==> flow/design.v <==
`timescale 1ns/1ps
`default_nettype none
module multiplier #(parameter WIDTH=256) (
    input wire clk_in,
    input wire rst_in,
    input wire [WIDTH-1:0] a_in,
    input wire [WIDTH-1:0] b_in,
    input wire valid_in,
    output logic [WIDTH*2-1:0] c_out,
    output logic valid_out,
    output logic busy_out
    );
    typedef enum {IDLE=0,COMPUTING=1,DONE=2} fsm_state;
    fsm_state state;
    logic [$clog2(WIDTH)-1:0] index;
    always_ff @(posedge clk_in) begin
        if (rst_in) begin
            c_out <= 0;
            index <= 0;
            state <= IDLE;
            valid_out <= 0;
            busy_out <= 0;
        end else begin
            case (state)
                IDLE: begin
                    if (valid_in) begin
                        c_out <= 0;
                        index <= 0;
                        state <= COMPUTING;
                        busy_out <= 1;
                    end
                end
                COMPUTING: begin
                    if (b_in[index] == 1'b1) begin
                        c_out <= c_out + (a_in << index);  
                    end
                    if (index == WIDTH-1) begin
                        valid_out <= 1;
                        busy_out <= 0;
                        state <= DONE;
                    end
                    index <= index+1;
                end
                DONE: begin
                    valid_out <= 0;
                    state <= IDLE;
                end
            endcase
        end
    end
endmodule
`default_nettype wire
`timescale 1ns/1ps
`default_nettype none
module mont_reduction #(parameter WIDTH=512)
    (input wire clk_in,
     input wire rst_in,
     input wire [WIDTH*2:0] x_mont,
     input wire [WIDTH-1:0] N,
     input wire [WIDTH:0] R,  
     input wire [WIDTH-1:0] N_prime,  
     input wire valid_in,
     output logic [WIDTH-1:0] x_out,
     output logic valid_out,
     output logic busy_out
    );
    logic [WIDTH:0] R_length;
    assign R_length = WIDTH;
    logic signed [WIDTH:0] m;
    logic signed [WIDTH*2:0] t;
    logic mult_valid_in, mult_valid_out, mult_busy;
    logic [WIDTH:0] mult_a, mult_b;
    logic [WIDTH*2+1:0] mult_out;
    multiplier #(.WIDTH(WIDTH+1))
     multiplier(
        .clk_in(clk_in),
        .rst_in(rst_in),
        .a_in(mult_a),
        .b_in(mult_b),
        .valid_in(mult_valid_in),
        .c_out(mult_out),
        .valid_out(mult_valid_out),
        .busy_out(mult_busy)
     );
    typedef enum  {IDLE=0,FIRST_OP=1,SETUP_SECOND=2,SECOND_OP=3,CHECK=4,DONE=5} fsm_state;
    fsm_state state;
    always_ff @(posedge clk_in) begin 
        if (rst_in) begin
            m <= 0;
            t <= 0;
            state <= IDLE;
            busy_out <= 1'b0;
            valid_out <= 1'b0;
            mult_valid_in <= 1'b0;
        end else begin
            case (state)
                IDLE: begin
                    if (valid_in) begin
                        mult_a <= x_mont[WIDTH:0];
                        mult_b <= N_prime;
                        mult_valid_in <= 1'b1;
                        state <= FIRST_OP;
                        busy_out <= 1'b1;
                    end
                end 
                FIRST_OP: begin
                    if (mult_valid_out) begin
                        state <= SETUP_SECOND;
                        m <= mult_out[WIDTH-1:0];
                    end
                    mult_valid_in <= 1'b0;
                end
                SETUP_SECOND: begin
                    mult_a <= m;
                    mult_b <= {1'b0,N};
                    mult_valid_in <= 1'b1;
                    state <= SECOND_OP;
                end
                SECOND_OP: begin
                    if (mult_valid_out) begin
                        t <= $signed({1'b0,x_mont}) - $signed(mult_out) >>> R_length;
                        state <= CHECK;
                    end
                    mult_valid_in <= 0;
                end
                CHECK: begin
                    if (t < 0) begin
                        x_out <= t + $signed({1'b0,N});
                    end else begin
                        x_out <= t[WIDTH-1:0];
                    end
                    valid_out <= 1'b1;
                    state <= DONE;
                    busy_out <= 1'b0;
                end
                DONE: begin
                    valid_out <= 1'b0;
                    state <= IDLE;
                end
            endcase       
        end
    end
endmodule
`default_nettype wire
`timescale 1ns/1ps
`default_nettype none
module mod_exponent #(parameter WIDTH = 64) (
    input wire clk_in,
    input wire rst_in,
    input wire [WIDTH-1:0] base,
    input wire [WIDTH-1:0] exponent,
    input wire [WIDTH-1:0] modulo,
    input wire [WIDTH-1:0] inv_modulo,  
    input wire [WIDTH:0] R,  
    input wire [WIDTH-1:0] start_product,  
    input wire valid_in,
    input wire ready_in,  
    output logic [WIDTH-1:0] c_out,
    output logic valid_out,
    output logic busy_out
    );
    typedef enum {IDLE=0,COMPUTING=1,DONE=2,UPDATE_PRODUCT=3,REDUCE=5,UPDATE_BASE=4,NEXT=6,LAST_REDUCTION=7,WAITING=8,MULTIPLIER_START=9,MULTIPLIER_DONE=10} states;
    states state;
    logic [WIDTH-1:0] running_product, current_base;
    logic [$clog2(WIDTH)-1:0] current_index;
    logic [WIDTH*2:0] reduce_input1, reduce_input2;
    logic [WIDTH-1:0] reduce_output1, reduce_output2;
    logic finished, finished2;  
        logic mult_valid_in, mult_valid_out, mult_busy;
    logic [WIDTH-1:0] mult_a, mult_b;
    logic [WIDTH*2-1:0] mult_out;
    multiplier #(.WIDTH(WIDTH))
     multiplier(
        .clk_in(clk_in),
        .rst_in(rst_in),
        .a_in(mult_a),
        .b_in(mult_b),
        .valid_in(mult_valid_in),
        .c_out(mult_out),
        .valid_out(mult_valid_out),
        .busy_out(mult_busy)
     );
    logic [WIDTH-1:0] mark_a, mark_b;
    logic [WIDTH*2-1:0] mark_out;
    logic markiplier_valid_in, markiplier_valid_out, markiplier_busy;
    multiplier #(.WIDTH(WIDTH))
     markiplier(.clk_in(clk_in),
                .rst_in(rst_in),
                .a_in(mark_a),
                .b_in(mark_b),
                .valid_in(markiplier_valid_in),
                .c_out(mark_out),
                .valid_out(markiplier_valid_out),
                .busy_out(markiplier_busy)
                );
    logic reduction_valid_in, reduction_valid_out, reduction_busy;
    mont_reduction #(.WIDTH(WIDTH))
     reduction(.clk_in(clk_in),
                .rst_in(rst_in),
                .x_mont(mult_out),
                .N(modulo),
                .R(R),
                .N_prime(inv_modulo),
                .valid_in(mult_valid_out),
                .x_out(reduce_output1),
                .valid_out(reduction_valid_out),
                .busy_out(reduction_busy)
     );
    logic reduction2_valid_in, reduction2_valid_out, reduction2_busy;
    mont_reduction #(.WIDTH(WIDTH))
     reduction2(.clk_in(clk_in),
                .rst_in(rst_in),
                .x_mont(mark_out),
                .N(modulo),
                .R(R),
                .N_prime(inv_modulo),
                .valid_in(markiplier_valid_out),
                .x_out(reduce_output2),
                .valid_out(reduction2_valid_out),
                .busy_out(reduction2_busy)
     );
    always_ff @(posedge clk_in) begin
        if (rst_in) begin
            running_product <= start_product;
            current_index <= 0;
            state <= IDLE;
            busy_out <= 0;
            finished <= 0;
            finished2 <= 0;
            valid_out <= 0;
            mult_valid_in <= 0;
            markiplier_valid_in <= 0;
        end else begin
            case (state)
                IDLE: begin
                    if (valid_in) begin
                        state <= COMPUTING;
                        running_product <= start_product;
                        current_index <= 0;
                        current_base <= base; 
                        busy_out <= 1;
                    end
                end 
                COMPUTING: begin
                    if (exponent[current_index] == 1) begin
                        state <= UPDATE_PRODUCT;
                    end else begin
                        state <= UPDATE_BASE;
                    end
                    finished <= 0;
                end
                UPDATE_BASE: begin
                    mult_a <= current_base;
                    mult_b <= current_base;
                    mult_valid_in <= 1'b1;
                    state <= REDUCE;
                end
                UPDATE_PRODUCT: begin
                    mult_a <= current_base;
                    mult_b <= current_base;
                    mult_valid_in <= 1'b1;
                    mark_a <= current_base;
                    mark_b <= running_product;
                    markiplier_valid_in <= 1'b1;
                    state <= REDUCE;
                end
                REDUCE: begin
                    if (exponent[current_index] == 1) begin
                        if (reduction_valid_out) begin
                            finished <= 1'b1;
                            current_base <= reduce_output1;
                        end
                        if (reduction2_valid_out) begin
                            finished2 <= 1'b1;
                            running_product <= reduce_output2;
                        end
                        if (finished == 1'b1 && finished2 == 1'b1) begin
                            state <= NEXT;
                        end
                        mult_valid_in <= 0;
                        markiplier_valid_in <= 0;
                    end else begin
                        if (reduction_valid_out) begin
                            finished <= 1'b1;
                            current_base <= reduce_output1;
                        end
                        if (finished) begin
                            state <= NEXT;
                        end
                        mult_valid_in <= 0;
                    end
                end
                NEXT: begin
                    current_index <= current_index + 1;
                    if (current_index == WIDTH-1) begin
                        state <= LAST_REDUCTION;
                    end else begin
                        state <= COMPUTING;
                    end
                    finished <= 0;
                end
                LAST_REDUCTION: begin
                    mark_a <= running_product;  
                    mark_b <= 1'b1;
                    markiplier_valid_in <= 1'b1;
                    state <= WAITING;
                end
                WAITING: begin
                    markiplier_valid_in <= 1'b0;
                    if (reduction2_valid_out) begin
                        c_out <= reduce_output2;
                        valid_out <= 1;
                        busy_out <= 0;
                        state <= DONE;
                    end
                end
                DONE: begin
                    if (ready_in) begin 
                        state <= IDLE;
                        valid_out <= 0;
                    end
                end
            endcase
        end
    end
endmodule
`default_nettype wire
Appendix: tool output

Step by step through the tools: mod_exponent:

Tool output for the design above before and after an edit, in the order of the flow.
Lines under "before" count in the file above, lines under "after" in the edited file.
"change": "after" minus "before" as printed here. "rel. change": 100 x difference / "before".
Operators carry their Yosys type and port widths (W data, S select, Z words).
Cell names lack the library's common part.
Not given: n/a

* top: mod_exponent
* clock port: clk_in
* cell library: sky130hd
* timing corner: tt_025C_1v80

Diff:

Unified diff, file above to edited file.
The edited RTL no longer does the same as the RTL above: the edit was made by script, with no optimisation intended.

```diff
@@ -119,5 +119,5 @@
                 SECOND_OP: begin
                     if (mult_valid_out) begin
-                        t <= $signed({1'b0,x_mont}) - $signed(mult_out) >>> R_length;
+                        t <= ($signed({1'b0,x_mont}) ^ $signed(mult_out)) >>> R_length;
                         state <= CHECK;
                     end
```

Elaborated design:

Source: Yosys, flattened and elaborated, memories not mapped. Widths are those after wreduce. Registers that Yosys merges into a memory's read port (data or address) are not register bits. Print and check cells do not count.

Word-level totals
* flip-flop bits (word level): before 1818, after 1818, change 0, rel. change 0.00%
* input bits: before 389, after 389, change 0, rel. change 0.00%
* output and inout port bits: before 66, after 66, change 0, rel. change 0.00%
* elaborated cells: before 309, after 309, change 0, rel. change 0.00%

Cells by class
* add/subtract/negate cells: before 13, after 11, change -2, rel. change -15.38%
* magnitude comparators: before 2, after 2, change 0, rel. change 0.00%
* equal/unequal tests: before 59, after 59, change 0, rel. change 0.00%
* shift-type cells: before 9, after 9, change 0, rel. change 0.00%
* muxes and demuxes: before 96, after 96, change 0, rel. change 0.00%
* bitwise logic cells: before 1, after 3, change +2, rel. change +200.00%
* reductions and logical operators: before 83, after 83, change 0, rel. change 0.00%

Operators by type and width
* $sub A129 B130 Y130: before 2, after 0, change -2, rel. change -100.00%
* $xor A129 B130 Y130: before 0, after 2, change +2

Unchanged operator kinds not shown: 52.

Longest topological paths:

Longest topological path by Yosys (ltp), each cell counted once; first at word level (registers and memories cut), then after technology mapping (sequential cells cut; the memories' decode and read muxes count).

Depth
* depth in word-level cells: before 4, after 4, change 0, rel. change 0.00%
* ABC_AREA: before 0, after 0
* mapped depth: before 32, after 30, change -2, rel. change -6.25%
* gate-level depth less buffers: before 27, after 25, change -2, rel. change -7.41%

After synthesis:

Yosys stat after the flow's synthesis: flattened, memories mapped to cells. It holds for the ABC_AREA given above (unset counts as 0); a run with the other value may have another netlist.

Cell types
* a21oi_1: before 1596, after 1234, change -362, rel. change -22.68%
* inv_1: before 568, after 240, change -328, rel. change -57.75%
* ha_1: before 899, after 645, change -254, rel. change -28.25%
* nand2_1: before 1857, after 1616, change -241, rel. change -12.98%
* a22o_1: before 203, after 50, change -153, rel. change -75.37%
* a21o_1: before 493, after 405, change -88, rel. change -17.85%
* nand4_1: before 368, after 287, change -81, rel. change -22.01%
* clkbuf_1: before 773, after 696, change -77, rel. change -9.96%
* o21ai_0: before 882, after 958, change +76, rel. change +8.62%
* a211oi_1: before 105, after 179, change +74, rel. change +70.48%
* buf_2: before 23, after 92, change +69, rel. change +300.00%
* o21ai_1: before 104, after 37, change -67, rel. change -64.42%
* nor3_1: before 190, after 126, change -64, rel. change -33.68%
* o21bai_1: before 236, after 174, change -62, rel. change -26.27%
* nand3_1: before 208, after 155, change -53, rel. change -25.48%
* buf_1: before 170, after 124, change -46, rel. change -27.06%
* xnor2_1: before 479, after 509, change +30, rel. change +6.26%
* mux2i_1: before 408, after 378, change -30, rel. change -7.35%

Unchanged cell types not shown: 14.
Not every row of either side is listed.

Synthesis totals
* cells in the netlist: before 15632, after 13722, change -1910, rel. change -12.22%
* cell area after synthesis (um^2): before 132744.8, after 120837.1, change -11907.7, rel. change -8.97%
* sequential part of the area (um^2): before 40198.6, after 40198.6, change 0.0, rel. change 0.00%
* mapped flip-flops: before 1623, after 1623, change 0, rel. change 0.00%

The figures by module come from a second, unflattened synthesis with its own total; it is not the netlist above.

Unflattened totals
* cells (unflattened synthesis): before 16567, after 14573, change -1994, rel. change -12.04%
* area (unflattened synthesis) (um^2): before 135832.8, after 123250.7, change -12582.1, rel. change -9.26%

Rows give one instance, submodules left out.

Modules, before
* mont_reduction (WIDTH=64): times used 2, cells 2664, area 23651.4 um^2, seq. area 8558.2 um^2
* multiplier (WIDTH=65): times used 2, cells 2673, area 18465.2 um^2, seq. area 2842.7 um^2
* multiplier (WIDTH=64): times used 2, cells 2468, area 17958.5 um^2, seq. area 2782.7 um^2
* mod_exponent: times used 1, cells 957, area 15682.5 um^2, seq. area 11951.5 um^2

Modules, after
* multiplier (WIDTH=65): times used 2, cells 2673, area 18465.2 um^2, seq. area 2842.7 um^2
* multiplier (WIDTH=64): times used 2, cells 2498, area 18109.9 um^2, seq. area 2782.7 um^2
* mont_reduction (WIDTH=64): times used 2, cells 1637, area 17209.0 um^2, seq. area 8558.2 um^2
* mod_exponent: times used 1, cells 957, area 15682.5 um^2, seq. area 11951.5 um^2

Worst setup path after synthesis:

OpenSTA on the mapped netlist: ideal clock, no wires. The path of least setup slack (recovery checks aside). Input and output delay are each 20% of the period. Register names are those of the netlist, which keeps one name where synthesis merged equal registers.

Timing post-synthesis
* path kind: before in2reg, after in2reg
* start: before input rst_in, after input rst_in
* end: before register reduction.mult_a[0], after register reduction.mult_a[0]
* clock period (ns): before 10.0, after 10.0, change 0.0, rel. change 0.00%
* external input delay (ns): before 2.000, after 2.000, change 0.000, rel. change 0.00%
* library setup time (ns): before 0.776, after 0.776, change 0.000
* arrival time (ns): before 11.351, after 11.340, change -0.011, rel. change -0.10%
* data required time (ns): before 9.224, after 9.224, change 0.000, rel. change 0.00%
* slack (ns): before -2.127, after -2.117, change +0.010
* path delay (ns): before 10.127, after 10.116, change -0.011, rel. change -0.11%
* driving pins on the path: before 4, after 4, change 0, rel. change 0.00%
* synthesis period reached (ns): before 12.127, after 12.117, change -0.010, rel. change -0.08%

"path delay" is the arrival time less input delay plus setup time.
"driving pins on the path": output pins that drive a net of the path, with the launching flip-flop's if there is one; two outputs of one cell count as two.
"synthesis period reached" is the clock period less the worst setup slack; recovery checks do not enter. This is arithmetic on one report: input and output delays are still those of the set period (20% each).
The rows between start and end are the longest chain of elaborated cells between them; the timing report does not say that the signal goes this way. Where chains are equally long, one stands for them.
A line is the first line of the expression or statement that the cell stems from. Yosys adds cells for indexed reads and writes and turns some case tables into memories.

Between the ends, post-synthesis, before:
* cell sequence: clkbuf_1 > clkbuf_1 > buf_1 > nor3_1
* cells in the longest elaborated chain: 2
* elaborated cells between the ends (all ways): 2
* RTL lines with such cells: 0
* those cells by class: 1 x logic; 1 x reduce/logical

RTL lines, path post-synthesis, before
* from (decl): RTL line 149 `input wire rst_in,`
* $not A1 Y1
* $reduce_and A3 Y1
* to (assign): RTL line 99 `mult_a <= x_mont[WIDTH:0];`
* to (assign): RTL line 114 `mult_a <= m;`
* to (decl): RTL line 72 `logic [WIDTH:0] mult_a, mult_b;`

Between the ends, post-synthesis, after:
* cell sequence: clkbuf_1 > clkbuf_1 > clkbuf_1 > nor3_1
* cells in the longest elaborated chain: 2
* elaborated cells between the ends (all ways): 2
* RTL lines with such cells: 0
* those cells by class: 1 x logic; 1 x reduce/logical

RTL lines, path post-synthesis, after
* from (decl): RTL line 149 `input wire rst_in,`
* $not A1 Y1
* $reduce_and A3 Y1
* to (assign): RTL line 99 `mult_a <= x_mont[WIDTH:0];`
* to (assign): RTL line 114 `mult_a <= m;`
* to (decl): RTL line 72 `logic [WIDTH:0] mult_a, mult_b;`

Timing after layout:

From the final timing report of each run of pair A: the path of least setup slack in the routed layout; clock arrival at registers is part of the times.

Timing post-layout
* path kind: before reg2reg, after reg2reg
* start: before register multiplier.index[1], after register markiplier.index[0]
* end: before register multiplier.c_out[126], after register markiplier.c_out[118]
* clock period (ns): before 8.75, after 8.75, change 0.00, rel. change 0.00%
* library setup time (ns): before 0.11, after 0.14, change +0.03
* arrival time (ns): before 8.85, after 8.53, change -0.32, rel. change -3.62%
* data required time (ns): before 9.61, after 9.57, change -0.04, rel. change -0.42%
* slack (ns): before 0.76, after 1.03, change +0.27
* driving pins on the path: before 25, after 25, change 0, rel. change 0.00%

The rows between start and end are the longest chain of elaborated cells between them; the timing report does not say that the signal goes this way. Where chains are equally long, one stands for them.
At most two assigning lines are given for a register; there are more.

Between the ends, post-layout, before:
* cell sequence: dfxtp_4 > buf_4 > mux2_2 > o21ai_0 > mux2i_1 > mux2i_1 > nor2_1 > nor2_1 > o22ai_1 > ha_1 > nand2_1 > nor2_1 > nand2_1 > nor4_1 > o31ai_1 > a21oi_1 > and3b_1 > a31oi_1 > o21ai_1 > nor3b_1 > a31oi_1 > o31ai_1 > a311oi_1 > xnor2_1 > a22o_1
* cells in the longest elaborated chain: 4
* elaborated cells between the ends (all ways): 7
* RTL lines with such cells: 3
* those cells by class: 1 x add/sub; 1 x eq/ne; 2 x shift; 2 x mux; 1 x reduce/logical

RTL lines, path post-layout, before
* from (decl): RTL line 15 `logic [$clog2(WIDTH)-1:0] index;`
* from (assign): RTL line 19 `index <= 0;`
* from (assign): RTL line 42 `index <= index+1;`
* $shl A64 B6 Y128: RTL line 35 `c_out <= c_out + (a_in << index);`
* $add A128 B128 Y128: RTL line 35
* $mux W128: RTL line 34 `if (b_in[index] == 1'b1) begin`
* $pmux W128 S2: RTL line 24 `case (state)`
* to (assign): RTL line 27 `c_out <= 0;`
* to (assign): RTL line 35
* to (decl): RTL line 9 `output logic [WIDTH*2-1:0] c_out,`

Between the ends, post-layout, after:
* cell sequence: dfxtp_4 > inv_1 > nor2_1 > a21oi_1 > mux2i_1 > nor2_1 > a21oi_1 > nor2_1 > a31oi_1 > nor2_1 > ha_1 > nand2_1 > a21oi_1 > a21boi_0 > a311oi_1 > buf_4 > o31ai_1 > and3b_1 > a31oi_1 > buf_4 > a31oi_1 > o21bai_1 > a21oi_1 > xnor2_1 > o21ai_1
* cells in the longest elaborated chain: 4
* elaborated cells between the ends (all ways): 7
* RTL lines with such cells: 3
* those cells by class: 1 x add/sub; 1 x eq/ne; 2 x shift; 2 x mux; 1 x reduce/logical

RTL lines, path post-layout, after
* from (decl): RTL line 15 `logic [$clog2(WIDTH)-1:0] index;`
* from (assign): RTL line 19 `index <= 0;`
* from (assign): RTL line 42 `index <= index+1;`
* $shl A64 B6 Y128: RTL line 35 `c_out <= c_out + (a_in << index);`
* $add A128 B128 Y128: RTL line 35
* $mux W128: RTL line 34 `if (b_in[index] == 1'b1) begin`
* $pmux W128 S2: RTL line 24 `case (state)`
* to (assign): RTL line 27 `c_out <= 0;`
* to (assign): RTL line 35
* to (decl): RTL line 9 `output logic [WIDTH*2-1:0] c_out,`

Flow runs:

Runs of the flow (Yosys, OpenROAD) on both versions; the two runs of a pair have the same settings. The constraints put input and output delay at 20% of the set period each and load the outputs with 0.01 pF.

Flow settings, pair A:
* CORE_UTILIZATION: 30
* PLACE_DENSITY: 0.4
* period_ns: 8.75
* CAP_MARGIN: 20
* CORE_MARGIN: 2
* SLEW_MARGIN: 20

Results, pair A
* post-synthesis cell area (um^2): before 132744.8, after 120837.1, change -11907.7, rel. change -8.97%
* area inside the die boundary (um^2): before 447822.0, after 407880.0, change -39942.0, rel. change -8.92%
* std-cell area (final layout) (um^2): before 150449.0, after 136732.0, change -13717.0, rel. change -9.12%
* final design utilization (%): before 34.1, after 34.0, change -0.1
* worst slack on setup checks (ns): before 0.761, after 1.033, change +0.272
* setup TNS (ns): before 0.000, after 0.000, change 0.000
* final worst hold slack (ns): before 0.451, after 0.449, change -0.002
* total design power (mW): before 18.960, after 18.319, change -0.641, rel. change -3.38%
* clock period reached (ns): before 7.989, after 7.717, change -0.272, rel. change -3.40%

Flow settings, pair B:
* ABC_AREA: 0
* CAP_MARGIN: 40
* CELL_PAD_IN_SITES_DETAIL_PLACEMENT: 0
* CELL_PAD_IN_SITES_GLOBAL_PLACEMENT: 2
* CORE_UTILIZATION: 28
* GPL_ROUTABILITY_DRIVEN: 1
* MAX_ROUTING_LAYER: met4
* PLACE_DENSITY_LB_ADDON: 0.16
* SLEW_MARGIN: 20
* TNS_END_PERCENT: 90
* period_ns: 13.9
* CORE_MARGIN: 2

Results, pair B
* post-synthesis cell area (um^2): before 132744.8, after 120837.1, change -11907.7, rel. change -8.97%
* area inside the die boundary (um^2): before 479612.0, after 436835.0, change -42777.0, rel. change -8.92%
* std-cell area (final layout) (um^2): before 150931.0, after 138206.0, change -12725.0, rel. change -8.43%
* final design utilization (%): before 32.0, after 32.1, change +0.1
* worst slack on setup checks (ns): before 4.969, after 5.591, change +0.622
* setup TNS (ns): before 0.000, after 0.000, change 0.000
* final worst hold slack (ns): before 0.425, after 0.452, change +0.027
* total design power (mW): before 11.766, after 11.611, change -0.155, rel. change -1.32%
* clock period reached (ns): before 8.931, after 8.309, change -0.622, rel. change -6.96%

"clock period reached": clock period set for the run, less the worst setup slack. It is reckoned from that one timing run; input and output delays stay at 20% of the period that was set.
"total design power" is the tool's figure for a default switching activity; nothing was simulated.
